==> flow/design.v <==
`timescale 1ns / 1ps
module CAN_TX(
        input wire clk,
        input wire rst,
        input wire sig,  
        output reg can_tx, output reg rst_n,
        output reg led,
        output reg [14:0] crc_reg,          
        output reg [3:0] dlc,               
        output reg [10:0] id,
        output reg [3:0] current_state,
        output reg [15:0]bit_counter ,
        output reg [63:0] data,
        output reg send_frame, sending_frame,idle      
    );
parameter IDLE = 0, SOF = 1, ID_STATE = 2, RTR = 3, IDE = 4, R0 = 5, DLC_STATE = 6, 
          DATA_STATE = 7, CRC_STATE = 8, DEL1 = 9, ACK_STATE = 10, DEL2 = 11, EOF_STATE = 12;
          parameter DEBOUNCE_MAX = 100000;  
          reg [16:0] debounce_counter;
          reg btn1_stable;
          reg btn1_last;
always @(posedge clk) begin
              if (sig != btn1_last) begin
                  debounce_counter <= DEBOUNCE_MAX;
              end else if (debounce_counter > 0) begin
                  debounce_counter <= debounce_counter - 1;
              end else begin
                  btn1_stable <= sig;
              end
              btn1_last <= sig;  
          end
wire SOF_BIT = 1'b0;
reg [3:0] next_state;
always @(posedge clk)
begin
  if (rst) begin
        rst_n <= 1'b0;
        led <= 1'b0;
        data <= 64'b0;
        id <= 11'b0;
        send_frame <= 1'b0;
        dlc <= 4'b0;
  end
  else if (sig) begin
        rst_n <= 1'b1;
        data <= 64'hAABBCCDDEEFF0001;
        id <= 11'b10000000001;
        send_frame <= 1'b1;
         led <= 1'b1;
        dlc[3:0] <=4'b1000;
    end        
    else begin
        rst_n <= 1'b0;
         led <= 1'b0;
        data <= 64'b0;  
        send_frame <= 1'b0;
     end   
end 
always @ (posedge clk) begin: STATE_MEMORY
    if (rst)
        current_state <= IDLE;
    else if (!send_frame)
        current_state <= IDLE;
    else if (send_frame)
        current_state <= next_state;
end	
always @(*) 
begin: NEXT_STATE_LOGIC
    case (current_state)
        IDLE: 
                next_state = SOF;
        SOF: 
            if (send_frame && !idle)
                next_state = ID_STATE;
            else 
                next_state = SOF;
        ID_STATE: 
            if (sending_frame && bit_counter == 11)begin 
                next_state = RTR; 
                end
            else 
                next_state = ID_STATE;
        RTR: 
            if (sending_frame) 
                next_state = IDE; 
            else 
                next_state = RTR;
        IDE: 
            if (sending_frame) 
                next_state = R0; 
            else 
                next_state = IDE;
        R0:
            if (sending_frame) 
                next_state = DLC_STATE; 
            else 
                next_state = R0;
        DLC_STATE: 
            if (sending_frame && bit_counter == 4) 
                next_state = DATA_STATE; 
            else 
                next_state = DLC_STATE;
        DATA_STATE: 
            if (sending_frame && bit_counter == (dlc * 8)) 
                next_state = CRC_STATE; 
            else 
                next_state = DATA_STATE;
        CRC_STATE: 
            if (sending_frame && bit_counter == 15) 
                next_state = DEL1; 
            else 
                next_state = CRC_STATE;
        DEL1:
            if (sending_frame) 
                next_state = ACK_STATE; 
            else 
                next_state = DEL1;        
        ACK_STATE: 
            if (sending_frame) 
                next_state = DEL2; 
            else 
                next_state = ACK_STATE;
        DEL2:
            if (sending_frame) 
                next_state = EOF_STATE; 
            else 
                next_state = DEL2;
        EOF_STATE: 
            if (sending_frame && bit_counter == 6) begin
                next_state = IDLE; 
                end
            else 
                next_state = EOF_STATE;
        default: 
            next_state = IDLE;
    endcase
end	
always @ (posedge clk) 
begin: OUTPUT_LOGIC
    if (rst) begin
        can_tx <= 1'b1;
        sending_frame <= 1'b0;
        bit_counter <= 0;
        crc_reg <= 15'b0;
        idle <= 1'b1;
    end else if (!rst_n) begin
        can_tx <= 1'b1;          
        sending_frame <= 1'b0;
        bit_counter <= 0;
        crc_reg <= 15'b0;
    end else begin
        case (current_state)
            IDLE: 
                if (send_frame && !sending_frame && idle) begin
                    sending_frame <= 1'b1;
                    idle<=1'b0;
                    can_tx <= SOF_BIT;    
                     end else begin
                        can_tx <= 1'b1;        
                end
            SOF: begin 
               can_tx <= id[10 - bit_counter];
               bit_counter <= bit_counter + 1;
            end
            ID_STATE: 
              begin
                can_tx <= id[10 - bit_counter];   
                bit_counter <= bit_counter + 1;
                if (bit_counter == 11) begin
                    can_tx <= 1'b0;
                    bit_counter <= 0;
                end        
              end
            RTR: 
              begin
                    can_tx <= 1'b0;
            end
            IDE: 
            begin
                can_tx <= 1'b0;   
            end
            R0:
              begin
                can_tx <= dlc[3 - bit_counter];
                 bit_counter <= bit_counter + 1;
            end
            DLC_STATE:
               begin
                can_tx <= dlc[3 - bit_counter];   
                bit_counter <= bit_counter + 1;
                if (bit_counter == 4) begin
                    bit_counter <= 1;
                    can_tx <= data[63];
                end  
            end
            DATA_STATE:  
              begin
                can_tx <= (bit_counter <= 63) ? data[63-bit_counter] : 1'b0;   
                bit_counter <= bit_counter + 1;
                if (bit_counter == (dlc * 8))
                    bit_counter <= 0;
            end
            CRC_STATE: 
            begin
                bit_counter <= bit_counter + 1;
                if (bit_counter == 15)
                    bit_counter <= 0;
            end
            DEL1:  
             begin
                can_tx <= 1'b1; 
            end
            ACK_STATE: 
                can_tx <= 1'b1;   
            DEL2:
            begin
                can_tx <= 1'b1;  
            end
            EOF_STATE:  
            begin
                can_tx <= 1'b1;   
                bit_counter <= bit_counter + 1;
                if (bit_counter == 6) begin
                    bit_counter <= 0;
                    sending_frame <= 0;
                    idle <=1'b1;
                end
            end
            default:
            can_tx <=1;
        endcase
  end  
end
function [14:0] nextCRC;
    input new_bit;
    input [14:0] crc_in;
    begin
        nextCRC[14] = crc_in[13] ^ new_bit;
        nextCRC[13] = crc_in[12] ^ crc_in[14] ^ new_bit;
        nextCRC[12] = crc_in[11];
        nextCRC[11] = crc_in[10] ^ crc_in[14] ^ new_bit;
        nextCRC[10] = crc_in[9];
        nextCRC[9]  = crc_in[8]  ^ crc_in[14] ^ new_bit;
        nextCRC[8]  = crc_in[7];
        nextCRC[7]  = crc_in[6];
        nextCRC[6]  = crc_in[5]  ^ crc_in[14] ^ new_bit;
        nextCRC[5]  = crc_in[4];
        nextCRC[4]  = crc_in[3]  ^ crc_in[14] ^ new_bit;
        nextCRC[3]  = crc_in[2];
        nextCRC[2]  = crc_in[1];
        nextCRC[1]  = crc_in[0]  ^ crc_in[14] ^ new_bit;
        nextCRC[0]  = new_bit;
    end
endfunction
endmodule
`timescale 1ns / 1ps
module CAN_RX (
    input wire clk,
    input wire rst,
    input wire can_rx_buf, 
    output reg SOF_detected,
    output reg receiving_frame,
    output reg can_rx,
    output reg [10:0] id_rx,     
    output reg [3:0] dlc_rx,     
    output reg [63:0] crc_rx,
    output reg [63:0] data_rx,   
    output reg [3:0] current_state,
    output reg [31:0] state_ascii,
    output reg red,
    output reg green,
    output reg blue,
    output reg debug_led,
    output reg [15:0]bit_counter, 
    output reg frame_valid  
);
    reg [14:0] crc_reg;
    reg rtr;
    reg r0;
    reg sof;
    reg [4:0] next_state;
    reg rst_n;
    parameter IDLE = 0, SOF = 1, ID_STATE = 2, RTR = 3, IDE = 4, R0 = 5, DLC_STATE = 6, 
              DATA_STATE = 7, CRC_STATE = 8, DEL1 = 9, ACK_STATE = 10, DEL2=11, EOF_STATE = 12;
    reg [3:0] data_length;
always @(*) begin
        case (current_state)
            IDLE:       state_ascii = "IDLE";  
            SOF:        state_ascii = "SOF ";  
            ID_STATE:   state_ascii = "ID  ";  
            RTR:        state_ascii = "RTR ";  
            IDE:        state_ascii = "IDE ";  
            R0:         state_ascii = "R0  ";  
            DLC_STATE:  state_ascii = "DLC ";  
            DATA_STATE: state_ascii = "DATA";  
            CRC_STATE:  state_ascii = "CRC ";  
            DEL1:       state_ascii = "DEL1";  
            ACK_STATE:  state_ascii = "ACK ";  
            DEL2:       state_ascii = "DEL2";  
            EOF_STATE:  state_ascii = "EOF ";  
            default:    state_ascii = "UNK ";  
        endcase
    end
always @(posedge clk)
begin   
    if (rst) begin
    SOF_detected <= 0;
    receiving_frame <= 0;
    end
    else begin
    if (current_state == IDLE && !can_rx && !SOF_detected)begin
    SOF_detected <=1;
    receiving_frame <= 1'b1;
    end
    else begin
    if (current_state != IDLE && SOF_detected)
    SOF_detected <=1;
    end
    if (current_state == EOF_STATE && bit_counter==6 && SOF_detected)
    SOF_detected <=0;
    end
end    
always @(posedge clk)
begin   
    if (rst) begin
        current_state <= IDLE;
    end
    else if (receiving_frame) begin       
        current_state <= next_state;
    end        
    else begin
        current_state <= IDLE;
     end
end      
    always @(*) begin
        can_rx = can_rx_buf; 
    end
    always @(*)
    begin: NEXT_STATE_LOGIC
        case (current_state)
            IDLE: 
                if (SOF_detected)
                    next_state = ID_STATE; 
                else 
                    next_state = IDLE;
            SOF: 
                if (bit_counter == 1) 
                    next_state = ID_STATE; 
                else 
                    next_state = SOF;
            ID_STATE: 
                if (frame_valid && bit_counter == 10) 
                    next_state = RTR; 
                else 
                    next_state = ID_STATE;
            RTR: 
                if (frame_valid)
                    next_state = IDE; 
                else 
                    next_state = RTR;
            IDE: 
                if (frame_valid) 
                    next_state = R0; 
                else 
                    next_state = IDE;
            R0:
                if (frame_valid) 
                    next_state = DLC_STATE; 
                else 
                    next_state = R0;
            DLC_STATE: 
                if (frame_valid && bit_counter == 3) 
                    next_state = DATA_STATE; 
                else 
                    next_state = DLC_STATE;
            DATA_STATE: 
                if (frame_valid && bit_counter == (data_length * 8)) 
                    next_state = CRC_STATE; 
                else 
                    next_state = DATA_STATE;
            CRC_STATE: 
                if (frame_valid && bit_counter == 14) 
                    next_state = DEL1; 
                else 
                    next_state = CRC_STATE;
            DEL1: 
                if (frame_valid) 
                    next_state = ACK_STATE; 
                else 
                    next_state = DEL1;        
            ACK_STATE: 
                if (frame_valid)
                    next_state = DEL2; 
                else 
                    next_state = ACK_STATE;
            DEL2: 
                if (frame_valid) 
                    next_state = EOF_STATE; 
                else 
                    next_state = DEL2;        
            EOF_STATE: 
                if (frame_valid && bit_counter == 6) 
                    next_state = IDLE; 
                else 
                    next_state = EOF_STATE;
            default: 
                next_state = IDLE;
        endcase 
    end	
always @(posedge clk)
begin
  if (rst) begin
    frame_valid <= 1'b0;
    debug_led <= 1'b0;
    id_rx <= 11'b0;
    dlc_rx <= 4'b0;
    data_rx <= 64'b0;
    crc_rx <= 64'b0;
    bit_counter <= 0;
    red <= 1'b0;
    green <= 1'b0;
    blue <= 1'b0;
    data_length = 4'b0;
  end
  else
  case (current_state)
  IDLE: begin
             if (receiving_frame && !frame_valid) begin
                 frame_valid <= 1'b1;
                 debug_led <= 1'b0;
                 id_rx[10 - bit_counter] <= can_rx;   
                 bit_counter <= bit_counter + 1;
                end else begin
                end 
                end
  SOF: begin
                            red <= 1'b1;
                            green <= 1'b0; 
                            blue <= 1'b1;  
                   id_rx[10 - bit_counter] <= can_rx;          
                   bit_counter <= bit_counter + 1;  
                end
  ID_STATE:  begin
                    id_rx[10 - bit_counter] <= can_rx;
                    bit_counter <= bit_counter + 1;
                    if (bit_counter == 10) begin
                        bit_counter <= 0;
                    end
                end
   RTR:   begin
                end
                IDE:   begin                           
                end
                R0:   begin                        
                end
  DLC_STATE: begin 
                    case (bit_counter)
                        0: dlc_rx[3] <= can_rx;   
                        1: dlc_rx[2] <= can_rx;
                        2: dlc_rx[1] <= can_rx;
                        3: dlc_rx[0] <= can_rx;   
                    endcase
                    bit_counter <= bit_counter + 1;
                    if (bit_counter == 3) begin
                        bit_counter <= 1;
                        red <= 1'b1;
                         green <= 1'b1; 
                         blue <= 1'b0;  
                    end
                end
                DATA_STATE:  begin
                    case (dlc_rx)
                                    4'b0000: data_length = 0;        
                                    4'b0001: data_length = 1;        
                                    4'b0010: data_length = 2;       
                                    4'b0011: data_length = 3;       
                                    4'b0100: data_length = 4;       
                                    4'b0101: data_length = 5;       
                                    4'b0110: data_length = 6;       
                                    4'b0111: data_length = 7;       
                                    4'b1000: data_length = 8;       
                           default: data_length = 0;     
                     endcase
                    if (((data_length*8))-bit_counter <= 63)
                    data_rx[((data_length*8))-bit_counter] <= can_rx;
                    bit_counter <= bit_counter + 1;
                    if (bit_counter == (data_length * 8) ) begin
                        bit_counter <= 0;
                        red <= 1'b1;
                            green <= 1'b0; 
                            blue <= 1'b0;  
                    end
                end
                CRC_STATE:  begin
                    crc_rx[bit_counter] <= can_rx;
                    bit_counter <= bit_counter + 1;
                    if (bit_counter == 14) begin
                        bit_counter <= 0;
                    end
                end
                DEL1:  begin
                end
                ACK_STATE:   begin
                end
                DEL2:  begin
                   red <= 1'b1;
                   green <= 1'b0; 
                   blue <= 1'b0;  
                end
                EOF_STATE:  begin
                    if (can_rx == 1'b1)    
                    bit_counter <= bit_counter + 1;
                    if (bit_counter == 4) begin
                        id_rx <= 11'b00000000000;
                        dlc_rx <= 4'b0000;
                    end      
                    if (bit_counter == 6) begin
                        bit_counter <= 0;
                        frame_valid <= 1'b0;   
                        debug_led <= 1'b1;
                        red <= 1'b0;
                        green <= 1'b1; 
                        blue <= 1'b1;
                    end
   end
   endcase                 
end   
endmodule
module can_node (
    input  wire        clk,
    input  wire        rst,
    input  wire        tx_sig,
    output wire        tx_can_tx,
    output wire        tx_rst_n,
    output wire        tx_led,
    output wire [14:0] tx_crc_reg,
    output wire [3:0]  tx_dlc,
    output wire [10:0] tx_id,
    output wire [3:0]  tx_current_state,
    output wire [15:0] tx_bit_counter,
    output wire [63:0] tx_data,
    output wire        tx_send_frame,
    output wire        tx_sending_frame,
    output wire        tx_idle,
    input  wire        rx_can_rx_buf,
    output wire        rx_SOF_detected,
    output wire        rx_receiving_frame,
    output wire        rx_can_rx,
    output wire [10:0] rx_id_rx,
    output wire [3:0]  rx_dlc_rx,
    output wire [63:0] rx_crc_rx,
    output wire [63:0] rx_data_rx,
    output wire [3:0]  rx_current_state,
    output wire [31:0] rx_state_ascii,
    output wire        rx_red,
    output wire        rx_green,
    output wire        rx_blue,
    output wire        rx_debug_led,
    output wire [15:0] rx_bit_counter,
    output wire        rx_frame_valid
);
    CAN_TX u_tx (
        .clk(clk), .rst(rst), .sig(tx_sig),
        .can_tx(tx_can_tx), .rst_n(tx_rst_n), .led(tx_led),
        .crc_reg(tx_crc_reg), .dlc(tx_dlc), .id(tx_id),
        .current_state(tx_current_state), .bit_counter(tx_bit_counter),
        .data(tx_data), .send_frame(tx_send_frame),
        .sending_frame(tx_sending_frame), .idle(tx_idle)
    );
    CAN_RX u_rx (
        .clk(clk), .rst(rst), .can_rx_buf(rx_can_rx_buf),
        .SOF_detected(rx_SOF_detected), .receiving_frame(rx_receiving_frame),
        .can_rx(rx_can_rx), .id_rx(rx_id_rx), .dlc_rx(rx_dlc_rx),
        .crc_rx(rx_crc_rx), .data_rx(rx_data_rx),
        .current_state(rx_current_state), .state_ascii(rx_state_ascii),
        .red(rx_red), .green(rx_green), .blue(rx_blue),
        .debug_led(rx_debug_led), .bit_counter(rx_bit_counter),
        .frame_valid(rx_frame_valid)
    );
endmodule
Lab notebook: can_node

* From RTL to reports: can_node *
Each step is given for the RTL above and for the edited RTL.
Lines under "before" count in the file above, lines under "after" in the edited file.
"difference" is "after" less "before", of the values as shown.
Operators: Yosys type, input widths -> output width; for muxes data width and select width s.
Library cell names are shortened.
A cell with - has no value.

set-up
  top = can_node
  clock = clk
  standard-cell library = sky130hd
  library corner = tt_025C_1v80

* Diff *
The edit as a unified diff against the file above.
A script made this edit; it was not meant as an optimisation.

begin of diff
@@ -182,5 +182,5 @@
             R0:
               begin
-                can_tx <= dlc[3 - bit_counter];
+                can_tx <= dlc[3 ^ bit_counter];
                  bit_counter <= bit_counter + 1;
             end
end of diff

* Word level *
Counts by Yosys on the flattened word-level netlist (proc, flatten, opt, wreduce; memories kept). Print and check cells are left out.
Yosys's memory passes give these memory sizes; they may raise the number of words (mostly to a power of two), join words into wider ones and drop unused or constant bits.

cells by class
  element                           before  after  difference
  order comparisons                 2       2      0
  reductions and logical operators  56      56     0
  multiplexer cells                 84      84     0
  equality and inequality tests     50      50     0
  $add $sub $neg                    10      10     0
  bitwise gates (word level)        11      12     +1
  shift-type cells                  9       10     +1

operators by type and width
  kind                   before  after  difference
  $not 2->2              0       1      +1
  $shiftx 4x17->1        0       1      +1
  $mux 1                 34      34     0
  $logic_and 1x1->1      19      19     0
  $mux 16                12      12     0
  $eq 4x4->1 const B     10      10     0
  $eq 4x3->1 const B     8       8      0
  $pmux 1 s2             8       8      0
  $reduce_and 3->1       8       8      0
  $mux 2                 7       7      0
  $mux 4                 7       7      0
  $ne 2x1->1 const B     7       7      0
  $reduce_or 2->1        7       7      0
  $logic_not 1->1        5       5      0
  $eq 16x3->1 const B    4       4      0
  $eq 16x4->1 const B    4       4      0
  $eq 4x2->1 const B     4       4      0
  $mux 3                 4       4      0
  $ne 2x2->1 const B     4       4      0
  $reduce_bool 2->1      4       4      0
  $eq 16x7->1            3       3      0
  $reduce_and 4->1       3       3      0
  $add 16x1->16 const B  2       2      0
  $and 64x64->64         2       2      0
  $eq 16x2->1 const B    2       2      0
  $eq 4x1->1 const B     2       2      0
  $logic_not 4->1        2       2      0
  $mux 11                2       2      0

The list need not be complete.

bit counts
  element                          before  after  difference
  word width x clocked read ports  25      25     0
  memory cells                     2       2      0
  input bits                       4       4      0
  ROM bits                         464     464    0
  register bits after elaboration  264     264    0

memories
  element                                  before                   after
  words x width with read and write ports  16x25 r1 w0; 16x4 r1 w0  16x25 r1 w0; 16x4 r1 w0

* Depth *
Yosys ltp: most cells in a row. Word level: on the elaborated netlist, between registers, memories and ports. Mapped: between sequential cells and ports; inverters and the memories' decode and read muxes count.

logic depth
  element                    before  after  difference
  depth in word-level cells  9       9      0
  ABC_AREA                   0       0      -
  depth in mapped cells      20      19     -1

* Netlist *
The flow's flattened synthesis, as Yosys stat reports it; memories are mapped. The netlist is that of the ABC_AREA named above (0 if unset); the other value can give another one.

mapped netlist
  element                          before   after    difference
  cells in the netlist             1796     1864     +68
  flip-flop cells                  224      224      0
  cell area after synthesis (µm²)  13684.4  14151.1  +466.7

cell types
  cell      before  after  difference
  nor2_1    163     306    +143
  mux2i_1   38      128    +90
  a21oi_1   153     67     -86
  o21ai_1   33      5      -28
  nand2b_1  32      12     -20
  xnor2_1   43      60     +17
  o41ai_1   15      3      -12
  nor3_1    53      42     -11
  nand4_1   30      19     -11
  o21ai_0   36      46     +10
  clkbuf_1  87      78     -9
  nand3_1   139     131    -8
  buf_2     8       16     +8
  o21ai_2   8       0      -8
  o211ai_1  6       14     +8
  inv_1     38      31     -7
  a21o_1    13      6      -7
  a22oi_1   12      5      -7

The list need not be complete.
The figures by module come from a second, unflattened synthesis with its own total; it is not the netlist above.

unflattened totals
  element                                        before   after    difference
  cells (unflattened synthesis)                  1735     1742     +7
  area total of the unflattened synthesis (µm²)  13237.7  13230.2  -7.5

Each row is one instance without its submodules.

by module, before
  module    times used  area (µm²)  cells
  CAN_RX    1           10645.2     1401
  CAN_TX    1           2592.5      334
  can_node  1           0.0         0

by module, after
  module    times used  area (µm²)  cells
  CAN_RX    1           10645.2     1401
  CAN_TX    1           2585.0      341
  can_node  1           0.0         0

* Worst setup path after synthesis *
Source: OpenSTA report_checks on the synthesized netlist (no wires, ideal clock, input and output delay 20% of the period each), path of least setup slack; recovery checks are left aside. Register names are those of the netlist, which keeps one name where synthesis merged equal registers.

path post-synthesis
  element                              before                        after                         difference
  kind                                 flip-flop to flip-flop        flip-flop to flip-flop        -
  from                                 register u_rx.bit_counter[0]  register u_rx.bit_counter[4]  -
  to                                   register u_rx.data_rx[4]      register u_rx.data_rx[0]      -
  buffers on the path                  5                             2                             -3
  path delay (ns)                      5.057                         4.047                         -1.010
  stages on the path                   21                            18                            -3
  setup slack (ns)                     1.943                         2.952                         +1.009
  arrival time (ns)                    4.925                         3.915                         -1.010
  period (ns)                          7.0                           7.0                           0.0
  required time (ns)                   6.868                         6.868                         0.000
  period reached after synthesis (ns)  5.057                         4.048                         -1.009

"path delay" is the arrival time less input delay plus setup time.
"stages on the path": output pins that drive a net of the path, with the launching flip-flop's if there is one; two outputs of one cell count as two.
"period reached after synthesis" is the clock period less the worst setup slack; recovery checks do not enter. This is arithmetic on one report: input and output delays are still those of the set period (20% each).
Between the ends stands the longest chain of elaborated cells between them, by number of cells; it is not shown to be the way that was timed. Of several equally long chains one is given.
Each line given opens the expression or statement behind the cell; cells for indexed reads and writes are added by Yosys, which also makes memories of some case tables.
At most two assigning lines are given for a register; there are more.
Lines with a computed index may be missing from the assigning lines.

between the ends, post-synthesis, before
  cell sequence = dfxtp_1 clkbuf_1 clkbuf_1 inv_1 ha_1 nor2b_1 clkbuf_1 maj3_2 xnor2_1 nand2_1 or4b_1 nor3_1 o211a_1 ha_1 nor4bb_1 a32oi_1 buf_2 or4_1 buf_6 o21ai_2 a21oi_1
  cells in the longest elaborated chain = 6

ends and longest elaborated chain, post-synthesis, before
  element             RTL line  source
  start: declaration  274       output reg [15:0]bit_counter,
  start: assignment   432       bit_counter <= bit_counter + 1;
  start: assignment   441       bit_counter <= bit_counter + 1;
  $sub 7x16->17       485       data_rx[((data_length*8))-bit_counter] <= can_rx;
  $neg 32->33         485
  $shift 1x33->64     485
  $not 64->64         485
  $and 64x64->64      485
  $or 64x64->64       485
  end: assignment     417       data_rx <= 64'b0;
  end: declaration    267       output reg [63:0] data_rx,

between the ends, post-synthesis, after
  cell sequence = dfxtp_1 buf_2 inv_1 ha_1 and4bb_2 or2_1 a21oi_1 xor2_1 nand3_1 nor3b_2 o211a_1 ha_1 nor2_1 o21ai_1 mux2i_4 buf_2 nand3_1 mux2i_1
  cells in the longest elaborated chain = 6

ends and longest elaborated chain, post-synthesis, after
  element             RTL line  source
  start: declaration  274       output reg [15:0]bit_counter,
  start: assignment   432       bit_counter <= bit_counter + 1;
  start: assignment   441       bit_counter <= bit_counter + 1;
  $sub 7x16->17       485       data_rx[((data_length*8))-bit_counter] <= can_rx;
  $neg 32->33         485
  $shift 1x33->64     485
  $not 64->64         485
  $and 64x64->64      485
  $or 64x64->64       485
  end: assignment     417       data_rx <= 64'b0;
  end: declaration    267       output reg [63:0] data_rx,

* Timing after layout *
From the final timing report of the runs of set A: the path of least setup slack in the routed layout; clock arrival at registers is part of the times.

path after layout
  element              before                        after                         difference
  kind                 flip-flop to flip-flop        flip-flop to flip-flop        -
  from                 register u_rx.bit_counter[0]  register u_rx.bit_counter[4]  -
  to                   register u_rx.data_rx[9]      register u_rx.data_rx[58]     -
  period (ns)          7.0                           7.0                           0.0
  stages on the path   17                            17                            0
  setup slack (ns)     1.37                          1.62                          +0.25
  required time (ns)   7.39                          7.39                          0.00
  arrival time (ns)    6.02                          5.77                          -0.25
  buffers on the path  1                             1                             0

Between the ends stands the longest chain of elaborated cells between them, by number of cells; it is not shown to be the way that was timed. Of several equally long chains one is given.
At most two assigning lines are given for a register; there are more.
Lines with a computed index may be missing from the assigning lines.

between the ends, after layout, before
  cell sequence = dfxtp_1 inv_1 ha_1 nor2b_1 maj3_2 xnor2_1 nand2_1 or4b_1 nor3_1 o211a_1 ha_1 nor4bb_1 a32oi_1 buf_4 or4_1 o21ai_2 a21oi_1
  cells in the longest elaborated chain = 6

ends and longest elaborated chain, after layout, before
  element             RTL line  source
  start: declaration  274       output reg [15:0]bit_counter,
  start: assignment   432       bit_counter <= bit_counter + 1;
  start: assignment   441       bit_counter <= bit_counter + 1;
  $sub 7x16->17       485       data_rx[((data_length*8))-bit_counter] <= can_rx;
  $neg 32->33         485
  $shift 1x33->64     485
  $not 64->64         485
  $and 64x64->64      485
  $or 64x64->64       485
  end: assignment     417       data_rx <= 64'b0;
  end: declaration    267       output reg [63:0] data_rx,

between the ends, after layout, after
  cell sequence = dfxtp_1 inv_1 ha_1 and4bb_2 or2_1 a21oi_1 xor2_1 nand3_1 nor3b_2 o211a_1 ha_1 a21oi_1 a31oi_1 o2111a_2 buf_4 nand3_1 mux2i_1
  cells in the longest elaborated chain = 6

ends and longest elaborated chain, after layout, after
  element             RTL line  source
  start: declaration  274       output reg [15:0]bit_counter,
  start: assignment   432       bit_counter <= bit_counter + 1;
  start: assignment   441       bit_counter <= bit_counter + 1;
  $sub 7x16->17       485       data_rx[((data_length*8))-bit_counter] <= can_rx;
  $neg 32->33         485
  $shift 1x33->64     485
  $not 64->64         485
  $and 64x64->64      485
  $or 64x64->64       485
  end: assignment     417       data_rx <= 64'b0;
  end: declaration    267       output reg [63:0] data_rx,

* Layout results *
Both versions went through the flow (Yosys, OpenROAD) with the same settings in each pair. Constraints: input delay and output delay 20% of the set period each, output load 0.01 pF.

flow settings, set A
  CORE_UTILIZATION = 40
  period_ns = 7.0
  CAP_MARGIN = 20
  CORE_MARGIN = 2
  SLEW_MARGIN = 20

results, set A
  element                                 before   after    difference
  achieved clock period (ns)              5.629    5.378    -0.251
  total power after layout (µW)           3218     3431     +213
  total negative setup slack (ns)         0.000    0.000    0.000
  final design utilization                0.501    0.502    +0.001
  standard-cell area after routing (µm²)  16831.1  17409.2  +578.1
  worst slack on setup checks (ns)        1.371    1.622    +0.251
  full die area (µm²)                     35705.9  36898.6  +1192.7
  worst hold slack after layout (ns)      0.454    0.460    +0.006
  Yosys chip area after synthesis (µm²)   13684.4  14151.1  +466.7

flow settings, set B
  CELL_PAD_IN_SITES_GLOBAL_PLACEMENT = 1
  CORE_UTILIZATION = 17
  CTS_CLUSTER_DIAMETER = 291
  CTS_CLUSTER_SIZE = 91
  GPL_ROUTABILITY_DRIVEN = 1
  MAX_ROUTING_LAYER = met4
  PLACE_DENSITY = 0.37
  SETUP_SLACK_MARGIN = 0.07
  SLEW_MARGIN = 40
  TNS_END_PERCENT = 15
  period_ns = 3.27
  CAP_MARGIN = 20
  CORE_MARGIN = 2

results, set B
  element                                 before   after    difference
  achieved clock period (ns)              4.197    3.772    -0.425
  total power after layout (µW)           6170     6548     +378
  total negative setup slack (ns)         -58.344  -50.185  +8.159
  final design utilization                0.254    0.256    +0.002
  standard-cell area after routing (µm²)  20322.0  21076.5  +754.5
  worst slack on setup checks (ns)        -0.927   -0.502   +0.425
  full die area (µm²)                     82782.8  85565.0  +2782.2
  worst hold slack after layout (ns)      0.472    0.435    -0.037
  Yosys chip area after synthesis (µm²)   13684.4  14151.1  +466.7

"achieved clock period": clock period set for the run, less the worst setup slack. It is reckoned from that one timing run; input and output delays stay at 20% of the period that was set.
"total power after layout": no workload was simulated; the value follows from the tool's default switching activity.
